==> flow/design.v <==
module regfile(
		input [4:0] wr_num, input [31:0] wr_data, input wr_en,
		input [4:0] rd0_num, output [31:0] rd0_data,
		input [4:0] rd1_num, output [31:0] rd1_data,
		input clk);
    reg[31:0] data [1:31];  
	always @(posedge clk)
        if(wr_en && wr_num!=0) data[wr_num] <= wr_data;
   	assign rd0_data = (rd0_num!=0) ? data[rd0_num] : 32'h00000000;
   	assign rd1_data = (rd1_num!=0) ? data[rd1_num] : 32'h00000000;
endmodule
module mips(input clk, reset,
            input  [31:0] instr_in, data_in,
            output [31:0] instr_addr, data_addr, data_out,
            output        data_rd_wr);
    parameter [31:0] pc_init = 32'h80020000;
    localparam OP_SPECIAL  = 6'b000000, OP_SPECIAL2 = 6'b011100,
               OP_J = 6'b000010, OP_JAL = 6'b000011,
               OP_BEQ = 6'b000100, OP_BNE = 6'b000101,
               OP_ADDIU = 6'b001001, OP_SLTI = 6'b001010, OP_LUI = 6'b001111,
               OP_LW = 6'b100011, OP_SW = 6'b101011;
    localparam FN_SLL = 6'b000000, FN_JR = 6'b001000,
               FN_ADDU = 6'b100001, FN_SUBU = 6'b100011, FN_MUL = 6'b000010;
    localparam A_ADD = 3'd0, A_SUB = 3'd1, A_SLT = 3'd2, A_SLL = 3'd3,
               A_MUL = 3'd4, A_LUI = 3'd5, A_LINK = 3'd6;
    reg  [31:0] pc;
    reg         id_valid;
    reg  [31:0] id_instr, id_pc4;
    wire        stall;
    wire        id_redirect;
    wire [31:0] id_target;
    assign instr_addr = pc;
    always @(posedge clk) begin
        if (reset) begin
            pc       <= pc_init;
            id_valid <= 1'b0;
        end else if (!stall) begin
            pc       <= id_redirect ? id_target : pc + 32'd4;
            id_valid <= 1'b1;
        end
        if (reset || !stall) begin
            id_instr <= instr_in;
            id_pc4   <= pc + 32'd4;
        end
    end
    wire [5:0]  op    = id_instr[31:26];
    wire [4:0]  f_rs  = id_instr[25:21];
    wire [4:0]  f_rt  = id_instr[20:16];
    wire [4:0]  f_rd  = id_instr[15:11];
    wire [4:0]  f_sa  = id_instr[10:6];
    wire [5:0]  fn    = id_instr[5:0];
    wire [15:0] f_imm = id_instr[15:0];
    wire [31:0] simm  = {{16{f_imm[15]}}, f_imm};
    reg        d_use_rs, d_use_rt, d_wr, d_load, d_store, d_imm, d_br_rs;
    reg        d_beq, d_bne, d_j, d_jr;
    reg [4:0]  d_dst;
    reg [2:0]  d_alu;
    always @* begin
        d_use_rs = 1'b0; d_use_rt = 1'b0; d_wr = 1'b0; d_load = 1'b0;
        d_store = 1'b0; d_imm = 1'b0; d_beq = 1'b0; d_bne = 1'b0;
        d_j = 1'b0; d_jr = 1'b0; d_dst = 5'd0; d_alu = A_ADD; d_br_rs = 1'b0;
        case (op)
            OP_ADDIU: begin d_use_rs = 1'b1; d_wr = 1'b1; d_dst = f_rt; d_imm = 1'b1; d_alu = A_ADD; end
            OP_SLTI:  begin d_use_rs = 1'b1; d_wr = 1'b1; d_dst = f_rt; d_imm = 1'b1; d_alu = A_SLT; end
            OP_LUI:   begin d_wr = 1'b1; d_dst = f_rt; d_alu = A_LUI; end
            OP_LW:    begin d_use_rs = 1'b1; d_wr = 1'b1; d_dst = f_rt; d_imm = 1'b1; d_load = 1'b1; end
            OP_SW:    begin d_use_rs = 1'b1; d_use_rt = 1'b1; d_imm = 1'b1; d_store = 1'b1; end
            OP_BEQ:   begin d_use_rs = 1'b1; d_use_rt = 1'b1; d_beq = 1'b1; end
            OP_BNE:   begin d_use_rs = 1'b1; d_use_rt = 1'b1; d_bne = 1'b1; end
            OP_J:     begin d_j = 1'b1; end
            OP_JAL:   begin d_j = 1'b1; d_wr = 1'b1; d_dst = 5'd31; d_alu = A_LINK; end
            OP_SPECIAL: case (fn)
                FN_SLL:  begin d_use_rt = 1'b1; d_wr = 1'b1; d_dst = f_rd; d_alu = A_SLL; end
                FN_JR:   begin d_use_rs = 1'b1; d_jr = 1'b1; end
                FN_SUBU: begin d_use_rs = 1'b1; d_use_rt = 1'b1; d_wr = 1'b1; d_dst = f_rd; d_alu = A_SUB; end
                default: begin d_use_rs = 1'b1; d_use_rt = 1'b1; d_wr = 1'b1; d_dst = f_rd; d_alu = A_ADD; end  
            endcase
            OP_SPECIAL2: if (fn == FN_MUL) begin
                d_use_rs = 1'b1; d_use_rt = 1'b1; d_wr = 1'b1; d_dst = f_rd; d_alu = A_MUL;
            end
            default: ;
        endcase
        if (d_dst == 5'd0) d_wr = 1'b0;
    end
    wire d_branch = d_beq | d_bne | d_jr;    
    reg        wb_wr;
    reg [4:0]  wb_dst;
    reg [31:0] wb_res;
    wire [31:0] rf_rs, rf_rt;
    regfile regs(.wr_num(wb_dst), .wr_data(wb_res), .wr_en(wb_wr),
                 .rd0_num(f_rs), .rd0_data(rf_rs),
                 .rd1_num(f_rt), .rd1_data(rf_rt),
                 .clk(clk));
    wire [31:0] id_rs_wb = (wb_wr && wb_dst == f_rs) ? wb_res : rf_rs;
    wire [31:0] id_rt_wb = (wb_wr && wb_dst == f_rt) ? wb_res : rf_rt;
    reg        ex_valid, ex_wr, ex_load, ex_store, ex_imm;
    reg [4:0]  ex_dst, ex_rs, ex_rt, ex_sa;
    reg [2:0]  ex_alu;
    reg [31:0] ex_a, ex_b, ex_simm, ex_link;
    reg        me_valid, me_wr, me_load, me_store;
    reg [4:0]  me_dst;
    reg [31:0] me_res, me_sdata;
    wire [31:0] br_rs = (me_valid && me_wr && me_dst == f_rs) ? me_res : id_rs_wb;
    wire [31:0] br_rt = (me_valid && me_wr && me_dst == f_rt) ? me_res : id_rt_wb;
    wire hz_rs = d_use_rs && f_rs != 5'd0;
    wire hz_rt = d_use_rt && f_rt != 5'd0;
    wire ex_hit = ex_valid && ex_wr && ((hz_rs && ex_dst == f_rs) || (hz_rt && ex_dst == f_rt));
    wire me_hit = me_valid && me_wr && me_load && ((hz_rs && me_dst == f_rs) || (hz_rt && me_dst == f_rt));
    assign stall = id_valid && ((ex_hit && (ex_load || d_branch)) || (me_hit && d_branch));
    wire br_eq = (br_rs == br_rt);
    assign id_redirect = id_valid && !stall &&
                         (d_j || d_jr || (d_beq && br_eq) || (d_bne && !br_eq));
    assign id_target = d_jr ? br_rs :
                       d_j  ? {id_pc4[31:28], id_instr[25:0], 2'b00} :
                              id_pc4 + {simm[29:0], 2'b00};
    always @(posedge clk) begin
        if (reset) begin
            ex_valid <= 1'b0;
        end else begin
            ex_valid <= id_valid && !stall;
        end
        ex_wr    <= d_wr && id_valid && !stall;
        ex_load  <= d_load;
        ex_store <= d_store && id_valid && !stall;
        ex_imm   <= d_imm;
        ex_alu   <= d_alu;
        ex_dst   <= d_dst;
        ex_rs    <= f_rs;
        ex_rt    <= f_rt;
        ex_sa    <= f_sa;
        ex_a     <= id_rs_wb;
        ex_b     <= id_rt_wb;
        ex_simm  <= simm;
        ex_link  <= id_pc4 + 32'd4;
    end
    wire [31:0] fa = (me_valid && me_wr && me_dst == ex_rs) ? me_res :
                     (wb_wr && wb_dst == ex_rs) ? wb_res : ex_a;
    wire [31:0] fb = (me_valid && me_wr && me_dst == ex_rt) ? me_res :
                     (wb_wr && wb_dst == ex_rt) ? wb_res : ex_b;
    wire [31:0] opb = ex_imm ? ex_simm : fb;
    reg [31:0] alu_y;
    always @* begin
        case (ex_alu)
            A_SUB:   alu_y = fa - opb;
            A_SLT:   alu_y = {31'd0, $signed(fa) < $signed(opb)};
            A_SLL:   alu_y = fb << ex_sa;
            A_MUL:   alu_y = fa * fb;
            A_LUI:   alu_y = {ex_simm[15:0], 16'd0};
            A_LINK:  alu_y = ex_link;
            default: alu_y = fa + opb;
        endcase
    end
    always @(posedge clk) begin
        if (reset) begin
            me_valid <= 1'b0;
            me_store <= 1'b0;
        end else begin
            me_valid <= ex_valid;
            me_store <= ex_valid && ex_store;
        end
        me_wr    <= ex_valid && ex_wr;
        me_load  <= ex_load;
        me_dst   <= ex_dst;
        me_res   <= alu_y;
        me_sdata <= fb;
    end
    assign data_addr  = me_res;
    assign data_out   = me_sdata;
    assign data_rd_wr = ~me_store;
    always @(posedge clk) begin
        if (reset) wb_wr <= 1'b0;
        else       wb_wr <= me_valid && me_wr;
        wb_dst <= me_dst;
        wb_res <= me_load ? data_in : me_res;
    end
endmodule
Appendix: tool output

=== Step by step through the tools: mips ===
Module mips before and after one edit of its RTL, step after step.
"unedited" refers to lines of the RTL above, "edited" to lines of the edited file.
"difference" is "edited" less "unedited", of the values as shown; "rel. change" is that difference over "unedited", in percent.
Library cell names are shortened.
Not given: n/a

* Top module: mips
* Clock: clk
* Library: sky130hd
* Library corner: tt_025C_1v80

=== The edit ===
The edit as a unified diff against the file above.
A script made this edit. It changes what the design does and was not meant as an optimisation.

<pre>
@@ -145,5 +145,5 @@
             A_SLT:   alu_y = {31'd0, $signed(fa) < $signed(opb)};
             A_SLL:   alu_y = fb << ex_sa;
-            A_MUL:   alu_y = fa * fb;
+            A_MUL:   alu_y = fa + fb;
             A_LUI:   alu_y = {ex_simm[15:0], 16'd0};
             A_LINK:  alu_y = ex_link;
</pre>

=== Word level ===
Yosys after proc, flatten, opt, wreduce and memory -nomap, before mapping. Print and check cells are not counted. Equal cells are merged and count once.
Memory sizes are those after Yosys's memory passes, which may raise the word count (mostly to a power of two), join words into wider ones and drop unused or constant bits.

{| class="wikitable"
|+ Operators by class
! element !! unedited !! edited !! difference !! rel. change (%)
|-
| add/sub/neg operators || 5 || 6 || +1 || +20.00
|-
| multipliers || 1 || 0 || -1 || -100.00
|-
| magnitude comparators || 1 || 1 || 0 || 0.00
|-
| eq/ne operators || 30 || 30 || 0 || 0.00
|-
| shift-type cells || 1 || 1 || 0 || 0.00
|-
| mux-type cells || 42 || 42 || 0 || 0.00
|-
| bitwise logic cells || 3 || 3 || 0 || 0.00
|-
| reduce/logical cells || 54 || 54 || 0 || 0.00
|}

{| class="wikitable"
|+ Operator list
! kind !! unedited !! edited !! difference !! rel. change (%)
|-
| 32-bit adder || 2 || 3 || +1 || +50.00
|-
| 32-bit by 32-bit multiplier with 32-bit output || 1 || 0 || -1 || -100.00
|-
| 1-bit logical AND || 32 || 32 || 0 || 0.00
|-
| 32-bit two-way mux || 16 || 16 || 0 || 0.00
|-
| 1-bit two-way mux || 13 || 13 || 0 || 0.00
|-
| 5-bit equality test || 10 || 10 || 0 || 0.00
|-
| 1-bit logical OR || 8 || 8 || 0 || 0.00
|-
| 5-bit two-way mux || 5 || 5 || 0 || 0.00
|-
| 6-bit by 4-bit equality test with 1-bit output (second input constant) || 4 || 4 || 0 || 0.00
|-
| 3-bit equality test (second input constant) || 3 || 3 || 0 || 0.00
|-
| 6-bit by 2-bit equality test with 1-bit output (second input constant) || 3 || 3 || 0 || 0.00
|-
| 6-bit equality test (second input constant) || 3 || 3 || 0 || 0.00
|-
| 1-bit parallel mux with 3-bit select || 3 || 3 || 0 || 0.00
|-
| 5-bit nonzero test || 3 || 3 || 0 || 0.00
|-
| 32-bit by 3-bit adder with 32-bit output (second input constant) || 2 || 2 || 0 || 0.00
|-
| 3-bit by 2-bit equality test with 1-bit output (second input constant) || 2 || 2 || 0 || 0.00
|-
| 6-bit by 3-bit equality test with 1-bit output (second input constant) || 2 || 2 || 0 || 0.00
|-
| 1-bit logical NOT || 2 || 2 || 0 || 0.00
|-
| 6-bit logical NOT || 2 || 2 || 0 || 0.00
|-
| 1-bit OR || 2 || 2 || 0 || 0.00
|-
| 4-bit OR reduction || 2 || 2 || 0 || 0.00
|-
| 3-bit by 1-bit equality test with 1-bit output (second input constant) || 1 || 1 || 0 || 0.00
|-
| 32-bit equality test || 1 || 1 || 0 || 0.00
|-
| 6-bit by 5-bit equality test with 1-bit output (second input constant) || 1 || 1 || 0 || 0.00
|-
| 5-bit logical NOT || 1 || 1 || 0 || 0.00
|-
| 32-bit < comparator || 1 || 1 || 0 || 0.00
|-
| 3-bit two-way mux || 1 || 1 || 0 || 0.00
|-
| 1-bit inverter || 1 || 1 || 0 || 0.00
|}

The list need not be complete.

{| class="wikitable"
|+ Bit counts
! element !! unedited !! edited !! difference !! rel. change (%)
|-
| register bits || 348 || 348 || 0 || 0.00
|-
| memory bits (writable) || 992 || 992 || 0 || 0.00
|-
| word width x clocked read ports || 64 || 64 || 0 || 0.00
|-
| memories kept || 1 || 1 || 0 || 0.00
|-
| input port bits || 66 || 66 || 0 || 0.00
|-
| output and inout port bits || 97 || 97 || 0 || 0.00
|-
| cells after elaboration || 166 || 166 || 0 || 0.00
|}

{| class="wikitable"
|+ Memories
! element !! unedited !! edited
|-
| words x width with read and write ports || regs.data 31 x 32 bit 2R1W || regs.data 31 x 32 bit 2R1W
|}

=== Logic depth ===
Yosys ltp: most cells in a row. Word level: on the elaborated netlist, between registers, memories and ports. Mapped: between sequential cells and ports; inverters and the memories' decode and read muxes count.

{| class="wikitable"
|+ Depth
! element !! unedited !! edited !! difference !! rel. change (%)
|-
| depth in word-level cells || 14 || 14 || 0 || 0.00
|-
| ABC_AREA || 0 || 0 || n/a || n/a
|-
| mapped depth || 40 || 26 || -14 || -35.00
|-
| gate-level depth less buffers || 33 || 23 || -10 || -30.30
|}

=== Netlist ===
Source: synth_stat.txt of the flow (Yosys; design flattened, memories mapped). It holds for the ABC_AREA given above (unset counts as 0); a run with the other value may have another netlist.

{| class="wikitable"
|+ Cells by type
! cell !! unedited !! edited !! difference !! rel. change (%)
|-
| inv_1 || 550 || 132 || -418 || -76.00
|-
| fa_1 || 411 || 3 || -408 || -99.27
|-
| nor2_1 || 681 || 347 || -334 || -49.05
|-
| nand2_1 || 531 || 234 || -297 || -55.93
|-
| mux2i_1 || 258 || 401 || +143 || +55.43
|-
| ha_1 || 217 || 94 || -123 || -56.68
|-
| clkbuf_1 || 279 || 201 || -78 || -27.96
|-
| o21ai_0 || 206 || 130 || -76 || -36.89
|-
| xnor2_1 || 189 || 124 || -65 || -34.39
|-
| mux4_2 || 451 || 392 || -59 || -13.08
|-
| a31oi_1 || 23 || 56 || +33 || +143.48
|-
| a22oi_1 || 48 || 73 || +25 || +52.08
|-
| clkinv_1 || 27 || 2 || -25 || -92.59
|-
| a21oi_1 || 266 || 243 || -23 || -8.65
|-
| a221oi_1 || 46 || 66 || +20 || +43.48
|-
| a211o_1 || 13 || 32 || +19 || +146.15
|-
| xor2_1 || 79 || 63 || -16 || -20.25
|-
| buf_2 || 63 || 47 || -16 || -25.40
|}

The list need not be complete.

{| class="wikitable"
|+ Synthesis totals
! element !! unedited !! edited !! difference !! rel. change (%)
|-
| standard cells after synthesis || 6903 || 5158 || -1745 || -25.28
|-
| cell area after synthesis (mm2) || 0.0841294 || 0.0694241 || -0.0147053 || -17.48
|-
| sequential part of the area (mm2) || 0.037556 || 0.037556 || 0.000000 || 0.00
|-
| flip-flop cells || 1348 || 1348 || 0 || 0.00
|-
| buffer cells || 440 || 351 || -89 || -20.23
|}

The figures by module come from a second, unflattened synthesis with its own total; it is not the netlist above.

{| class="wikitable"
|+ Unflattened totals
! element !! unedited !! edited !! difference !! rel. change (%)
|-
| cells (unflattened synthesis) || 7041 || 5098 || -1943 || -27.60
|-
| area (unflattened synthesis) (mm2) || 0.0846337 || 0.0692039 || -0.0154298 || -18.23
|}

Rows give one instance, submodules left out.

{| class="wikitable"
|+ Modules, unedited
! module !! times used !! cells !! area (mm2) !! sequential area (mm2)
|-
| regfile || 1 || 2593 || 0.0464896 || 0.0297886
|-
| mips || 1 || 4448 || 0.0381441 || 0.0075673
|}

{| class="wikitable"
|+ Modules, edited
! module !! times used !! cells !! area (mm2) !! sequential area (mm2)
|-
| regfile || 1 || 2593 || 0.0464896 || 0.0297886
|-
| mips || 1 || 2505 || 0.0227143 || 0.0075673
|}

=== Worst setup path after synthesis ===
OpenSTA on the mapped netlist: ideal clock, no wires. The path of least setup slack (recovery checks aside). Input and output delay are each 20% of the period. Register names are those of the netlist, which keeps one name where synthesis merged equal registers.

{| class="wikitable"
|+ Timing post-synthesis
! element !! unedited !! edited !! difference !! rel. change (%)
|-
| path type || reg-to-reg || reg-to-reg || n/a || n/a
|-
| from || register wb_dst[3] || register wb_dst[4] || n/a || n/a
|-
| to || register me_res[31] || register me_res[31] || n/a || n/a
|-
| period (ps) || 11000 || 11000 || 0 || 0.00
|-
| setup time (ps) || 120 || 79 || -41 || n/a
|-
| time at the first pin (ps) || 0 || 0 || 0 || n/a
|-
| data arrival time (ps) || 8844 || 5334 || -3510 || -39.69
|-
| required time (ps) || 10880 || 10921 || +41 || +0.38
|-
| slack (ps) || 2037 || 5587 || +3550 || n/a
|-
| path delay (ps) || 8964 || 5413 || -3551 || -39.61
|-
| driving pins on the path || 36 || 24 || -12 || -33.33
|-
| buffers on the path || 6 || 4 || -2 || -33.33
|-
| synthesis period reached (ps) || 8963 || 5413 || -3550 || -39.61
|}

"path delay" is the arrival time less input delay plus setup time.
"driving pins on the path" counts driving pins, that of a launching flip-flop among them; a cell with two outputs on the path counts twice.
"synthesis period reached" = period - worst setup slack (recovery checks aside). The figure is calculated, with input and output delays left at 20% of the set period.
The rows between start and end are the longest chain of elaborated cells between them; the timing report does not say that the signal goes this way. Where chains are equally long, one stands for them.
Each line given opens the expression or statement behind the cell; cells for indexed reads and writes are added by Yosys, which also makes memories of some case tables.

On the way, post-synthesis, unedited:
* Path through: dfxtp_1 -> clkbuf_1 -> xor2_1 -> nor4_1 -> and3_1 -> buf_2 -> buf_2 -> buf_2 -> buf_2 -> mux2i_1 -> a21o_1 -> clkbuf_1 -> nor2_1 -> fa_1 -> fa_1 -> fa_1 -> inv_1 -> fa_1 -> inv_1 -> fa_1 -> ha_1 -> fa_1 -> fa_1 -> ha_1 -> a21o_1 -> or3_1 -> a211oi_1 -> o21a_1 -> o31a_1 -> o21bai_1 -> a21oi_1 -> o21bai_1 -> a21boi_0 -> a21oi_1 -> xnor2_1 -> o2bb2ai_1
* Length of the longest elaborated chain: 7
* Elaborated cells on any way between the ends: 14
* Source lines of those cells: 10
* Classes of those cells: add/sub: 2; mul: 1; eq/ne: 2; shift: 1; mux: 6; reduce/logical: 2

{| class="wikitable"
|+ Ends and longest elaborated chain, post-synthesis, unedited
! element !! RTL line !! RTL
|-
| from (decl) || 87 || <nowiki>reg [4:0]  wb_dst;</nowiki>
|-
| from (assign) || 173 || <nowiki>wb_dst <= me_dst;</nowiki>
|-
| 5-bit equality test || 139 || <nowiki>(wb_wr && wb_dst == ex_rt) ? wb_res : ex_b;</nowiki>
|-
| 1-bit logical AND || 139 ||
|-
| 32-bit two-way mux || 139 ||
|-
| 32-bit two-way mux || 138 || <nowiki>wire [31:0] fb = (me_valid && me_wr && me_dst == ex_rt) ? me_res :</nowiki>
|-
| 32-bit two-way mux || 140 || <nowiki>wire [31:0] opb = ex_imm ? ex_simm : fb;</nowiki>
|-
| 32-bit adder || 150 || <nowiki>default: alu_y = fa + opb;</nowiki>
|-
| 32-bit parallel mux with 6-bit select || 143 || <nowiki>case (ex_alu)</nowiki>
|-
| to (assign) || 164 || <nowiki>me_res   <= alu_y;</nowiki>
|-
| to (decl) || 102 || <nowiki>reg [31:0] me_res, me_sdata;</nowiki>
|}

On the way, post-synthesis, edited:
* Path through: dfxtp_1 -> buf_4 -> xor2_1 -> nor4_1 -> and3_1 -> clkbuf_1 -> buf_1 -> buf_2 -> mux2i_1 -> a21oi_1 -> mux2i_1 -> ha_1 -> o21ai_0 -> a21boi_0 -> o21ai_0 -> a21boi_0 -> o2111ai_1 -> a21boi_0 -> o31a_1 -> o21ai_0 -> a211oi_1 -> o31ai_1 -> mux2_2 -> o211ai_1
* Length of the longest elaborated chain: 7
* Elaborated cells on any way between the ends: 14
* Source lines of those cells: 10
* Classes of those cells: add/sub: 3; eq/ne: 2; shift: 1; mux: 6; reduce/logical: 2

{| class="wikitable"
|+ Ends and longest elaborated chain, post-synthesis, edited
! element !! RTL line !! RTL
|-
| from (decl) || 87 || <nowiki>reg [4:0]  wb_dst;</nowiki>
|-
| from (assign) || 173 || <nowiki>wb_dst <= me_dst;</nowiki>
|-
| 5-bit equality test || 139 || <nowiki>(wb_wr && wb_dst == ex_rt) ? wb_res : ex_b;</nowiki>
|-
| 1-bit logical AND || 139 ||
|-
| 32-bit two-way mux || 139 ||
|-
| 32-bit two-way mux || 138 || <nowiki>wire [31:0] fb = (me_valid && me_wr && me_dst == ex_rt) ? me_res :</nowiki>
|-
| 32-bit two-way mux || 140 || <nowiki>wire [31:0] opb = ex_imm ? ex_simm : fb;</nowiki>
|-
| 32-bit adder || 150 || <nowiki>default: alu_y = fa + opb;</nowiki>
|-
| 32-bit parallel mux with 6-bit select || 143 || <nowiki>case (ex_alu)</nowiki>
|-
| to (assign) || 164 || <nowiki>me_res   <= alu_y;</nowiki>
|-
| to (decl) || 102 || <nowiki>reg [31:0] me_res, me_sdata;</nowiki>
|}

Some nets on the timed path still bear RTL names; the line given drives or declares the net.

{| class="wikitable"
|+ Nets with RTL names, path post-synthesis, edited
! net !! RTL line
|-
| fb[2] || 138
|}

=== Path in the finished layout ===
From the final timing report of the runs of pair 1: the path of least setup slack in the routed layout; clock arrival at registers is part of the times.
The path's times are printed in steps of 10 ps; the period is the one set.

{| class="wikitable"
|+ Timing post-layout
! element !! unedited !! edited !! difference !! rel. change (%)
|-
| path type || reg-to-reg || reg-to-reg || n/a || n/a
|-
| from || register wb_dst[3] || register wb_dst[4] || n/a || n/a
|-
| to || register me_res[31] || register me_res[31] || n/a || n/a
|-
| period (ps) || 10000 || 10000 || 0 || 0.00
|-
| setup time (ps) || 100 || 70 || -30 || n/a
|-
| time at the first pin (ps) || 770 || 800 || +30 || +3.90
|-
| data arrival time (ps) || 10320 || 7370 || -2950 || -28.59
|-
| required time (ps) || 10710 || 10720 || +10 || +0.09
|-
| slack (ps) || 390 || 3350 || +2960 || n/a
|-
| driving pins on the path || 32 || 21 || -11 || -34.38
|-
| buffers on the path || 0 || 0 || 0 || n/a
|}

The rows between start and end are the longest chain of elaborated cells between them; the timing report does not say that the signal goes this way. Where chains are equally long, one stands for them.

On the way, post-layout, unedited:
* Path through: dfxtp_1 -> xor2_1 -> nor4_1 -> and3_4 -> mux2i_1 -> a21o_1 -> clkinv_1 -> nand2_1 -> fa_1 -> inv_1 -> fa_1 -> fa_1 -> inv_1 -> fa_1 -> inv_1 -> fa_1 -> inv_1 -> fa_1 -> inv_1 -> fa_1 -> fa_1 -> ha_1 -> or3_1 -> o21ai_0 -> o31a_1 -> o21bai_1 -> a21oi_1 -> o21bai_1 -> a21boi_0 -> a21oi_1 -> xnor2_1 -> o2bb2ai_1
* Length of the longest elaborated chain: 7
* Elaborated cells on any way between the ends: 14
* Source lines of those cells: 10
* Classes of those cells: add/sub: 2; mul: 1; eq/ne: 2; shift: 1; mux: 6; reduce/logical: 2

{| class="wikitable"
|+ Ends and longest elaborated chain, post-layout, unedited
! element !! RTL line !! RTL
|-
| from (decl) || 87 || <nowiki>reg [4:0]  wb_dst;</nowiki>
|-
| from (assign) || 173 || <nowiki>wb_dst <= me_dst;</nowiki>
|-
| 5-bit equality test || 139 || <nowiki>(wb_wr && wb_dst == ex_rt) ? wb_res : ex_b;</nowiki>
|-
| 1-bit logical AND || 139 ||
|-
| 32-bit two-way mux || 139 ||
|-
| 32-bit two-way mux || 138 || <nowiki>wire [31:0] fb = (me_valid && me_wr && me_dst == ex_rt) ? me_res :</nowiki>
|-
| 32-bit two-way mux || 140 || <nowiki>wire [31:0] opb = ex_imm ? ex_simm : fb;</nowiki>
|-
| 32-bit adder || 150 || <nowiki>default: alu_y = fa + opb;</nowiki>
|-
| 32-bit parallel mux with 6-bit select || 143 || <nowiki>case (ex_alu)</nowiki>
|-
| to (assign) || 164 || <nowiki>me_res   <= alu_y;</nowiki>
|-
| to (decl) || 102 || <nowiki>reg [31:0] me_res, me_sdata;</nowiki>
|}

On the way, post-layout, edited:
* Path through: dfxtp_1 -> xor2_1 -> nor4_1 -> and3_2 -> mux2i_1 -> a21oi_1 -> mux2i_1 -> ha_1 -> nor2b_1 -> o21ai_0 -> a21boi_0 -> o21ai_0 -> a21boi_0 -> o2111ai_1 -> a21boi_0 -> o31a_1 -> o21ai_0 -> a211oi_1 -> o31ai_1 -> mux2_2 -> o211ai_1
* Length of the longest elaborated chain: 7
* Elaborated cells on any way between the ends: 14
* Source lines of those cells: 10
* Classes of those cells: add/sub: 3; eq/ne: 2; shift: 1; mux: 6; reduce/logical: 2

{| class="wikitable"
|+ Ends and longest elaborated chain, post-layout, edited
! element !! RTL line !! RTL
|-
| from (decl) || 87 || <nowiki>reg [4:0]  wb_dst;</nowiki>
|-
| from (assign) || 173 || <nowiki>wb_dst <= me_dst;</nowiki>
|-
| 5-bit equality test || 139 || <nowiki>(wb_wr && wb_dst == ex_rt) ? wb_res : ex_b;</nowiki>
|-
| 1-bit logical AND || 139 ||
|-
| 32-bit two-way mux || 139 ||
|-
| 32-bit two-way mux || 138 || <nowiki>wire [31:0] fb = (me_valid && me_wr && me_dst == ex_rt) ? me_res :</nowiki>
|-
| 32-bit two-way mux || 140 || <nowiki>wire [31:0] opb = ex_imm ? ex_simm : fb;</nowiki>
|-
| 32-bit adder || 150 || <nowiki>default: alu_y = fa + opb;</nowiki>
|-
| 32-bit parallel mux with 6-bit select || 143 || <nowiki>case (ex_alu)</nowiki>
|-
| to (assign) || 164 || <nowiki>me_res   <= alu_y;</nowiki>
|-
| to (decl) || 102 || <nowiki>reg [31:0] me_res, me_sdata;</nowiki>
|}

Some nets on the timed path still bear RTL names; the line given drives or declares the net.

{| class="wikitable"
|+ Nets with RTL names, path post-layout, edited
! net !! RTL line
|-
| fb[1] || 138
|}

=== Flow runs ===
Both versions went through the flow (Yosys, OpenROAD) with the same settings in each pair. Constraints: input delay and output delay 20% of the set period each, output load 0.01 pF.

Flow settings, pair 1:
* CORE_UTILIZATION: 40
* PLACE_DENSITY: 0.6
* period_ns: 10.0
* CAP_MARGIN: 20
* CORE_MARGIN: 2
* SLEW_MARGIN: 20

{| class="wikitable"
|+ Final reports, pair 1
! element !! unedited !! edited !! difference !! rel. change (%)
|-
| mapped cell area after synthesis (mm2) || 0.0841294 || 0.0694241 || -0.0147053 || -17.48
|-
| area of the die (mm2) || 0.214008 || 0.176909 || -0.037099 || -17.34
|-
| utilization after layout (%) || 45.1 || 45.9 || +0.8 || n/a
|-
| worst slack on setup checks (ps) || 385 || 3355 || +2970 || n/a
|-
| total negative setup slack (ps) || 0 || 0 || 0 || n/a
|-
| period reached (ps) || 9615 || 6645 || -2970 || -30.89
|}

Flow settings, pair 2:
* ABC_AREA: 0
* CAP_MARGIN: 5
* CELL_PAD_IN_SITES_DETAIL_PLACEMENT: 0
* CORE_MARGIN: 3
* CORE_UTILIZATION: 43
* CTS_CLUSTER_DIAMETER: 176
* CTS_CLUSTER_SIZE: 77
* MAX_ROUTING_LAYER: met4
* PLACE_DENSITY_LB_ADDON: 0.15
* SETUP_SLACK_MARGIN: -0.56
* TNS_END_PERCENT: 100
* period_ns: 15.2
* SLEW_MARGIN: 20

{| class="wikitable"
|+ Final reports, pair 2
! element !! unedited !! edited !! difference !! rel. change (%)
|-
| mapped cell area after synthesis (mm2) || 0.0841294 || 0.0694241 || -0.0147053 || -17.48
|-
| area of the die (mm2) || 0.200995 || 0.166309 || -0.034686 || -17.26
|-
| utilization after layout (%) || 46.6 || 47.0 || +0.4 || n/a
|-
| worst slack on setup checks (ps) || 4369 || 7578 || +3209 || n/a
|-
| total negative setup slack (ps) || 0 || 0 || 0 || n/a
|-
| period reached (ps) || 10831 || 7622 || -3209 || -29.63
|}

"period reached" means the clock period less the worst setup slack. The figure is calculated, with input and output delays left at 20% of the set period.
